==> flow/design.v <==
`timescale 1ns / 1ps
module mult_gen_0(
    CLK,
    A,
    B,
    P
);
input              CLK;
input      [7:0]   A;
input      [7:0]   B;
output     [7:0]   P;
reg [7:0]  a_reg;
reg [7:0]  b_reg;
reg [7:0]  p_reg0;
reg [7:0]  p_reg1;
assign P = p_reg1;
always @(posedge CLK) begin
    a_reg  <= A;
    b_reg  <= B;
    p_reg0 <= a_reg * b_reg;
    p_reg1 <= p_reg0;
end
endmodule
`timescale 1ns / 1ps
module pe(
clk, 
rst,
in_data, 
in_weight, 
in_psum,
in_data_update, 
in_weight_update, 
in_psum_update,
out_psum, 
out_psum_vld
    );
parameter WIDTH             = 8;
parameter PIPELINE_STAGE    = 3;
input                               clk;
input                               rst;
input   [WIDTH - 1 : 0]             in_data;
input   [WIDTH - 1 : 0]             in_weight;
input   [WIDTH - 1 : 0]         in_psum;
input                               in_data_update;
input                               in_weight_update;
input                               in_psum_update;
output  [WIDTH - 1 : 0]         out_psum;
output                              out_psum_vld;
reg     [WIDTH - 1 : 0]             in_data_reg;
reg     [WIDTH - 1 : 0]             in_weight_reg;
reg     [WIDTH - 1 : 0]             in_psum_reg;
wire                                in_update;
wire    [WIDTH - 1 : 0]         out_mult;
reg     [WIDTH - 1 : 0]         in_psum_pipeline        [0 : PIPELINE_STAGE - 1];
reg                                 out_psum_vld_pipeline   [0 : PIPELINE_STAGE];
integer i;
mult_gen_0 mult_unit (
  .CLK(clk),   
  .A(in_data_reg),       
  .B(in_weight_reg),       
  .P(out_mult)       
);
assign in_update = (in_data_update | in_weight_update | in_psum_update);
assign out_psum = in_psum_pipeline[PIPELINE_STAGE-1] + out_mult;
assign out_psum_vld = out_psum_vld_pipeline[PIPELINE_STAGE];
always @(posedge clk) begin
    if(rst) begin
        in_data_reg <= 0;
        in_weight_reg <= 0;
        in_psum_reg <= 0;
    end
    else begin
        if(in_data_update) begin
            in_data_reg <= in_data;
        end
        if(in_weight_update) begin
            in_weight_reg <= in_weight;
        end
        if(in_psum_update) begin
            in_psum_reg <= in_psum;
        end
    end
end
always @(posedge clk) begin
    if(rst) begin
        for(i = 0; i <= PIPELINE_STAGE; i = i + 1) begin: zero_init_out_psum_vld
            out_psum_vld_pipeline[i] <= 0;
        end 
    end
    else begin
        out_psum_vld_pipeline[0] <= in_update;
        for(i = 0; i < PIPELINE_STAGE; i = i + 1) begin: pipeline_stage_out_psum_vld
            out_psum_vld_pipeline[i+1] <= out_psum_vld_pipeline[i];
        end 
    end
end
always @(posedge clk) begin
    if(rst) begin
        for(i = 0; i <= PIPELINE_STAGE - 1; i = i + 1) begin: zero_init_in_psum
            in_psum_pipeline[i] <= 0;
        end 
    end
    else begin
        in_psum_pipeline[0] <= in_psum_reg;
        for(i = 0; i < PIPELINE_STAGE - 1; i = i + 1) begin: pipeline_stage_in_psum
            in_psum_pipeline[i+1] <= in_psum_pipeline[i];
        end 
    end
end
endmodule
`timescale 1ns / 1ps
module pmul(
clk,rst,
in_update,
in_data2,
in_data1,
in_data0,
in_weight2,
in_weight1,
in_weight0,
psum,
psum_vld
    );
    parameter WIDTH = 8;
    input clk;
    input rst;
    input [WIDTH-1:0] in_data2;
    input [WIDTH-1:0] in_data1;
    input [WIDTH-1:0] in_data0;
    input [WIDTH-1:0] in_weight2;
    input [WIDTH-1:0] in_weight1;
    input [WIDTH-1:0] in_weight0;
    input wire        in_update;
    output [WIDTH-1:0]psum;
    output            psum_vld;
    wire [2:0] out_psum_vld;
    wire [WIDTH-1:0] out_psum [0:2];
    assign psum = out_psum[2] + out_psum[1] + out_psum[0];
    assign psum_vld = (out_psum_vld == 3'b111);
    pe pe2( .clk(clk), .rst(rst), 
            .in_data(in_data2), .in_weight(in_weight2), .in_psum(0), 
            .in_data_update(in_update), .in_weight_update(in_update), .in_psum_update(in_update), 
            .out_psum(out_psum[2]), .out_psum_vld(out_psum_vld[2]));
    pe pe1( .clk(clk), .rst(rst), 
            .in_data(in_data1), .in_weight(in_weight1), .in_psum(0), 
            .in_data_update(in_update), .in_weight_update(in_update), .in_psum_update(in_update), 
            .out_psum(out_psum[1]), .out_psum_vld(out_psum_vld[1]));
    pe pe0( .clk(clk), .rst(rst), 
            .in_data(in_data0), .in_weight(in_weight0), .in_psum(0), 
            .in_data_update(in_update), .in_weight_update(in_update), .in_psum_update(in_update), 
            .out_psum(out_psum[0]), .out_psum_vld(out_psum_vld[0]));
endmodule
`timescale 1ns / 1ps
module pcore(
    clk,rst,
    in_update,  
    activate2,
    activate1,
    activate0,
    weight2,
    weight1,
    weight0,
    out_psum,
    out_psum_vld
    );
    parameter WIDTH = 8;
    input wire                      clk,rst,in_update;
    input  wire [3*WIDTH-1:0]       activate2;
    input  wire [3*WIDTH-1:0]       activate1;
    input  wire [3*WIDTH-1:0]       activate0;
    input  wire [3*WIDTH-1:0]       weight2;
    input  wire [3*WIDTH-1:0]       weight1;
    input  wire [3*WIDTH-1:0]       weight0;
    output wire [WIDTH-1:0]         out_psum;
    output wire                     out_psum_vld;
    wire        [WIDTH-1:0]         psum[0:2];
    wire        [2:0]               psum_vld;
    assign out_psum = psum[2] + psum[1] + psum[0];
    assign out_psum_vld = psum_vld[2] & psum_vld[1] & psum_vld[0];
    pmul #(.WIDTH(WIDTH))p2(.clk(clk), .rst(rst), 
         .in_update(in_update), 
         .in_data2(activate2[3*WIDTH-1:2*WIDTH]), .in_data1(activate2[2*WIDTH-1:1*WIDTH]), .in_data0(activate2[1*WIDTH-1:0]), 
         .in_weight2(weight2[3*WIDTH-1:2*WIDTH]), .in_weight1(weight2[2*WIDTH-1:1*WIDTH]), .in_weight0(weight2[1*WIDTH-1:0]), 
         .psum(psum[2]), .psum_vld(psum_vld[2]));
    pmul #(.WIDTH(WIDTH))p1(.clk(clk), .rst(rst), 
         .in_update(in_update), 
         .in_data2(activate1[3*WIDTH-1:2*WIDTH]), .in_data1(activate1[2*WIDTH-1:1*WIDTH]), .in_data0(activate1[1*WIDTH-1:0]), 
         .in_weight2(weight1[3*WIDTH-1:2*WIDTH]), .in_weight1(weight1[2*WIDTH-1:1*WIDTH]), .in_weight0(weight1[1*WIDTH-1:0]), 
         .psum(psum[1]), .psum_vld(psum_vld[1]));
    pmul #(.WIDTH(WIDTH))p0(.clk(clk), .rst(rst), 
         .in_update(in_update), 
         .in_data2(activate0[3*WIDTH-1:2*WIDTH]), .in_data1(activate0[2*WIDTH-1:1*WIDTH]), .in_data0(activate0[1*WIDTH-1:0]), 
         .in_weight2(weight0[3*WIDTH-1:2*WIDTH]), .in_weight1(weight0[2*WIDTH-1:1*WIDTH]), .in_weight0(weight0[1*WIDTH-1:0]), 
         .psum(psum[0]), .psum_vld(psum_vld[0]));
endmodule
`timescale 1ns / 1ps
module computing_core(
clk,rst,
load_done,
activate0,
activate1,
activate2,
weight0,
weight1,
weight2,
weight3,
out_psum0,
out_psum1,
out_psum2,
out_psum3,
out_psum_vld
    );
    parameter WIDTH = 8;
    input  wire                 clk,rst,load_done;
    input  wire  [9*WIDTH-1:0]   weight0,weight1,weight2,weight3;
    input  wire [3*WIDTH-1:0]   activate0;
    input  wire [3*WIDTH-1:0]   activate1;
    input  wire [3*WIDTH-1:0]   activate2;
    output wire [WIDTH-1:0]     out_psum0;
    output wire [WIDTH-1:0]     out_psum1;
    output wire [WIDTH-1:0]     out_psum2;
    output wire [WIDTH-1:0]     out_psum3;
    output wire                 out_psum_vld;
    wire [3:0]      psum_vld;
    assign out_psum_vld = psum_vld[0] & psum_vld[1] & psum_vld[2] & psum_vld[3];
    pcore #(.WIDTH(WIDTH))p0(.clk(clk), .rst(rst), .in_update(load_done),
            .activate2(activate0),
            .activate1(activate1),
            .activate0(activate2),
            .weight2({weight0[64+:8], weight0[56+:8], weight0[48+:8]}),
            .weight1({weight0[40+:8], weight0[32+:8], weight0[24+:8]}),
            .weight0({weight0[16+:8], weight0[8+:8],  weight0[0+:8]}),
            .out_psum(out_psum0), .out_psum_vld(psum_vld[0]));
    pcore #(.WIDTH(WIDTH))p1(.clk(clk), .rst(rst), .in_update(load_done),
            .activate2(activate0),
            .activate1(activate1),
            .activate0(activate2),
            .weight2({weight1[64+:8], weight1[56+:8], weight1[48+:8]}),
            .weight1({weight1[40+:8], weight1[32+:8], weight1[24+:8]}),
            .weight0({weight1[16+:8], weight1[8+:8] , weight1[0+:8]}),
            .out_psum(out_psum1), .out_psum_vld(psum_vld[1]));
    pcore #(.WIDTH(WIDTH))p2(.clk(clk), .rst(rst), .in_update(load_done),
            .activate2(activate0),
            .activate1(activate1),
            .activate0(activate2),
            .weight2({weight2[64+:8], weight2[56+:8], weight2[48+:8]}),
            .weight1({weight2[40+:8], weight2[32+:8], weight2[24+:8]}),
            .weight0({weight2[16+:8], weight2[8+:8] , weight2[0+:8]}),
            .out_psum(out_psum2), .out_psum_vld(psum_vld[2]));
    pcore #(.WIDTH(WIDTH))p3(.clk(clk), .rst(rst), .in_update(load_done),
            .activate2(activate0),
            .activate1(activate1),
            .activate0(activate2),
            .weight2({weight3[64+:8], weight3[56+:8], weight3[48+:8]}),
            .weight1({weight3[40+:8], weight3[32+:8], weight3[24+:8]}),
            .weight0({weight3[16+:8], weight3[8+:8] , weight3[0+:8]}),
            .out_psum(out_psum3), .out_psum_vld(psum_vld[3]));
endmodule
* Step by step through the tools: computing_core *
What the tools print for computing_core, step after step.
Lines are those of the file above, counted from 1.
Operators: Yosys type, input widths -> output width; for muxes data width and select width s.
Library cell names are shortened.
The mark - stands for no value.

design
  design top = computing_core
  clock port = clk
  library = sky130hd
  timing corner = tt_025C_1v80

* Word-level counts *
Counts by Yosys on the flattened word-level netlist (proc, flatten, opt, wreduce). Print and check cells are left out. Cells with the same type and inputs are merged into one.

bit counts
  latch bits = 0
  output and inout bits = 33
  memory bits (read-only) = 0
  memory bits (writable) = 0
  flip-flop bits (word level) = 1300
  elaborated cells = 235
  memories kept = 0
  word width x clocked read ports = 0

cells by class
  div/mod/pow operators = 0
  $lt $le $gt $ge = 0
  multiplexer cells = 0
  shift operators = 0
  equal/unequal tests = 1
  bitwise gates (word level) = 0
  reductions and logical operators = 0
  $mul = 36
  $add $sub $neg = 32

operators with widths
  kind                number
  $mul 8x8->8         36
  $add 8x8->8         32
  $eq 3x3->1 const B  1

* Depth *
Longest topological path by Yosys (ltp), each cell counted once; first at word level (registers and memories cut), then after technology mapping (sequential cells cut; the memories' decode and read muxes count).

logic depth
  word-level depth = 4
  ABC_AREA = 1
  gate-level depth with buffers = 24
  mapped depth without buffers = 21

* Synthesis result *
The flow's flattened synthesis, as Yosys stat reports it; memories are mapped. The netlist is that of the ABC_AREA named above (0 if unset); the other value can give another one.

synthesis totals
  flip-flops = 1300
  buffer cells = 310
  cells in the netlist = 9110
  chip area (Yosys) = 74082.3 um2

cell types
  type      number  area in all (um2)
  dfxtp_1   1300    2.6E+04
  fa_1      612     1.23E+04
  nand2_1   2830    1.06E+04
  inv_1     2174    8.16E+03
  ha_1      608     7.61E+03
  a21oi_1   446     2.23E+03
  xor2_1    199     1.74E+03
  xnor2_1   161     1.41E+03
  nand3_1   272     1.36E+03
  buf_2     130     650.624
  clkbuf_1  122     457.939
  nand3b_1  35      262.752
  nor2_1    48      180.173
  o21ai_0   34      170.163
  buf_4     21      157.651
  o21bai_1  17      127.622
  buf_1     24      90.086
  buf_6     7       78.826

Other cell types: 16; their cells: 70.

* Path before layout *
Path of least setup slack by OpenSTA after synthesis, without wires, with an ideal clock, recovery checks aside; 20% of the period is set as input and as output delay. Where synthesis merged equal registers, the netlist keeps one of their names.

timing after synthesis
  path kind = register to output
  from = reg p0.p2.pe0.mult_unit.p_reg1[2]
  to = out out_psum0[6]
  clock period = 6500 ps
  stages on the path = 13
  data arrival time = 3487 ps
  external output delay = 1300 ps
  path buffers = 0
  time at the first pin = 0 ps
  slack = 1713 ps
  required time = 5200 ps
  delay of the path = 3487 ps
  synthesis period reached = 4787 ps

"delay of the path" = arrival - input delay + setup time.
A path that ends at an output port has no setup time.
"stages on the path" counts driving pins, that of a launching flip-flop among them; a cell with two outputs on the path counts twice.
"synthesis period reached" = period - worst setup slack (recovery checks aside). The figure is calculated, with input and output delays left at 20% of the set period.
The rows between start and end are the longest chain of elaborated cells between them; the timing report does not say that the signal goes this way. Where chains are equally long, one stands for them.
A line is the first line of the expression or statement that the cell stems from. Yosys adds cells for indexed reads and writes and turns some case tables into memories.

on the way, after synthesis
  path through = dfxtp_1 fa_1 fa_1 inv_1 fa_1 fa_1 inv_1 ha_1 inv_1 fa_1 o21ai_0 a21oi_1 xnor2_1
  length of the longest elaborated chain = 3
  elaborated cells on any way between the ends = 3
  classes of those cells = add/sub (3)

ends and longest elaborated chain, after synthesis
  element             line  RTL
  start: declaration  15    reg [7:0]  p_reg1;
  start: assignment   21    p_reg1 <= p_reg0;
  $add 8x8->8         138   assign psum = out_psum[2] + out_psum[1] + out_psum[0];
  $add 8x8->8 x2      178   assign out_psum = psum[2] + psum[1] + psum[0];
  end: declaration    219   output wire [WIDTH-1:0]     out_psum0;

* Path in the finished layout *
From the final timing report of entry A: the path of least setup slack in the routed layout; clock arrival at registers is part of the times.
The report prints the path's times to 10 ps; the period is as set.

timing post-layout
  path kind = register to output
  from = reg p1.p1.pe1.mult_unit.p_reg1[6]
  to = out out_psum1[7]
  required time = 5370 ps
  stages on the path = 18
  clock period = 6710 ps
  data arrival time = 4890 ps
  path buffers = 1
  external output delay = 1340 ps
  time at the first pin = 800 ps
  slack = 480 ps

The rows between start and end are the longest chain of elaborated cells between them; the timing report does not say that the signal goes this way. Where chains are equally long, one stands for them.

on the way, post-layout
  path through = dfxtp_2 fa_2 fa_2 inv_2 fa_1 fa_1 inv_2 ha_4 a21oi_2 o21ai_2 nor2_4 inv_1 nand2_1 nand2_2 nand2_1 inv_2 nor2_4 buf_6
  length of the longest elaborated chain = 4
  elaborated cells on any way between the ends = 4
  classes of those cells = add/sub (4)

ends and longest elaborated chain, post-layout
  element             line  RTL
  start: declaration  15    reg [7:0]  p_reg1;
  start: assignment   21    p_reg1 <= p_reg0;
  $add 8x8->8 x2      138   assign psum = out_psum[2] + out_psum[1] + out_psum[0];
  $add 8x8->8 x2      178   assign out_psum = psum[2] + psum[1] + psum[0];
  end: declaration    220   output wire [WIDTH-1:0]     out_psum1;

Memo
Re: implementation data of computing_core

Module computing_core, platform sky130hd: 2 stored runs of the flow (Yosys, OpenROAD) with differing settings, in no particular order. Input and output delays are each 20% of the period that was set; the output load is 0.01 pF.
"achieved clock period" is the run's clock period less its worst setup slack. It is reckoned from that one timing run; input and output delays stay at 20% of the period that was set.
"power": no workload was simulated; the value follows from the tool's default switching activity.

Entry A
==> flow/run.sh <==
#!/bin/bash
# the make line also repeats the synthesis and layout settings of config.mk as NAME=value (left out here)
make -C /OpenROAD-flow-scripts/flow DESIGN_CONFIG=/design/flow/config.mk WORK_HOME=/design/flow/orfs CLKGATE_MAP_FILE= finish
==> flow/config.mk <==
export PLATFORM = sky130hd
export DESIGN_NAME = computing_core
export DESIGN_NICKNAME = computing_core
export VERILOG_FILES = /design/flow/design.v
export SDC_FILE = /design/flow/constraint.sdc
export NUM_CORES = 4
export LEC_CHECK = 0
export ABC_AREA = 1
export CAP_MARGIN = 0
export CORE_MARGIN = 3
export CORE_UTILIZATION = 16
export GPL_TIMING_DRIVEN = 0
export MAX_ROUTING_LAYER = met5
export PLACE_DENSITY_LB_ADDON = 0.23
export SETUP_SLACK_MARGIN = 1.69
export SLEW_MARGIN = 35
==> flow/constraint.sdc <==
create_clock -name core_clock -period 6.71 [get_ports {clk}]
set_input_delay 1.3420 -clock core_clock [delete_from_list [all_inputs] [get_ports {clk}]]
set_output_delay 1.3420 -clock core_clock [all_outputs]
set_load 0.01 [all_outputs]

==> results of entry A <==
chip area after synthesis (Yosys): 74082.3 um2
die area: 471214.0 um2
standard-cell area of the final layout: 92397.4 um2
worst setup slack after layout: 477 ps
total negative slack: 0 ps
power: 23.241 mW
achieved clock period: 6233 ps

Entry B
==> flow/run.sh <==
#!/bin/bash
# the make line also repeats the synthesis and layout settings of config.mk as NAME=value (left out here)
make -C /OpenROAD-flow-scripts/flow DESIGN_CONFIG=/design/flow/config.mk WORK_HOME=/design/flow/orfs CLKGATE_MAP_FILE= finish
==> flow/config.mk <==
export PLATFORM = sky130hd
export DESIGN_NAME = computing_core
export DESIGN_NICKNAME = computing_core
export VERILOG_FILES = /design/flow/design.v
export SDC_FILE = /design/flow/constraint.sdc
export NUM_CORES = 4
export LEC_CHECK = 0
export CAP_MARGIN = 20
export CORE_MARGIN = 2
export CORE_UTILIZATION = 40
export SLEW_MARGIN = 20
==> flow/constraint.sdc <==
create_clock -name core_clock -period 6.5 [get_ports {clk}]
set_input_delay 1.3000 -clock core_clock [delete_from_list [all_inputs] [get_ports {clk}]]
set_output_delay 1.3000 -clock core_clock [all_outputs]
set_load 0.01 [all_outputs]

==> results of entry B <==
chip area after synthesis (Yosys): 69361.5 um2
die area: 176749.0 um2
standard-cell area of the final layout: 80721.2 um2
worst setup slack after layout: 271 ps
total negative slack: 0 ps
power: 22.986 mW
achieved clock period: 6229 ps
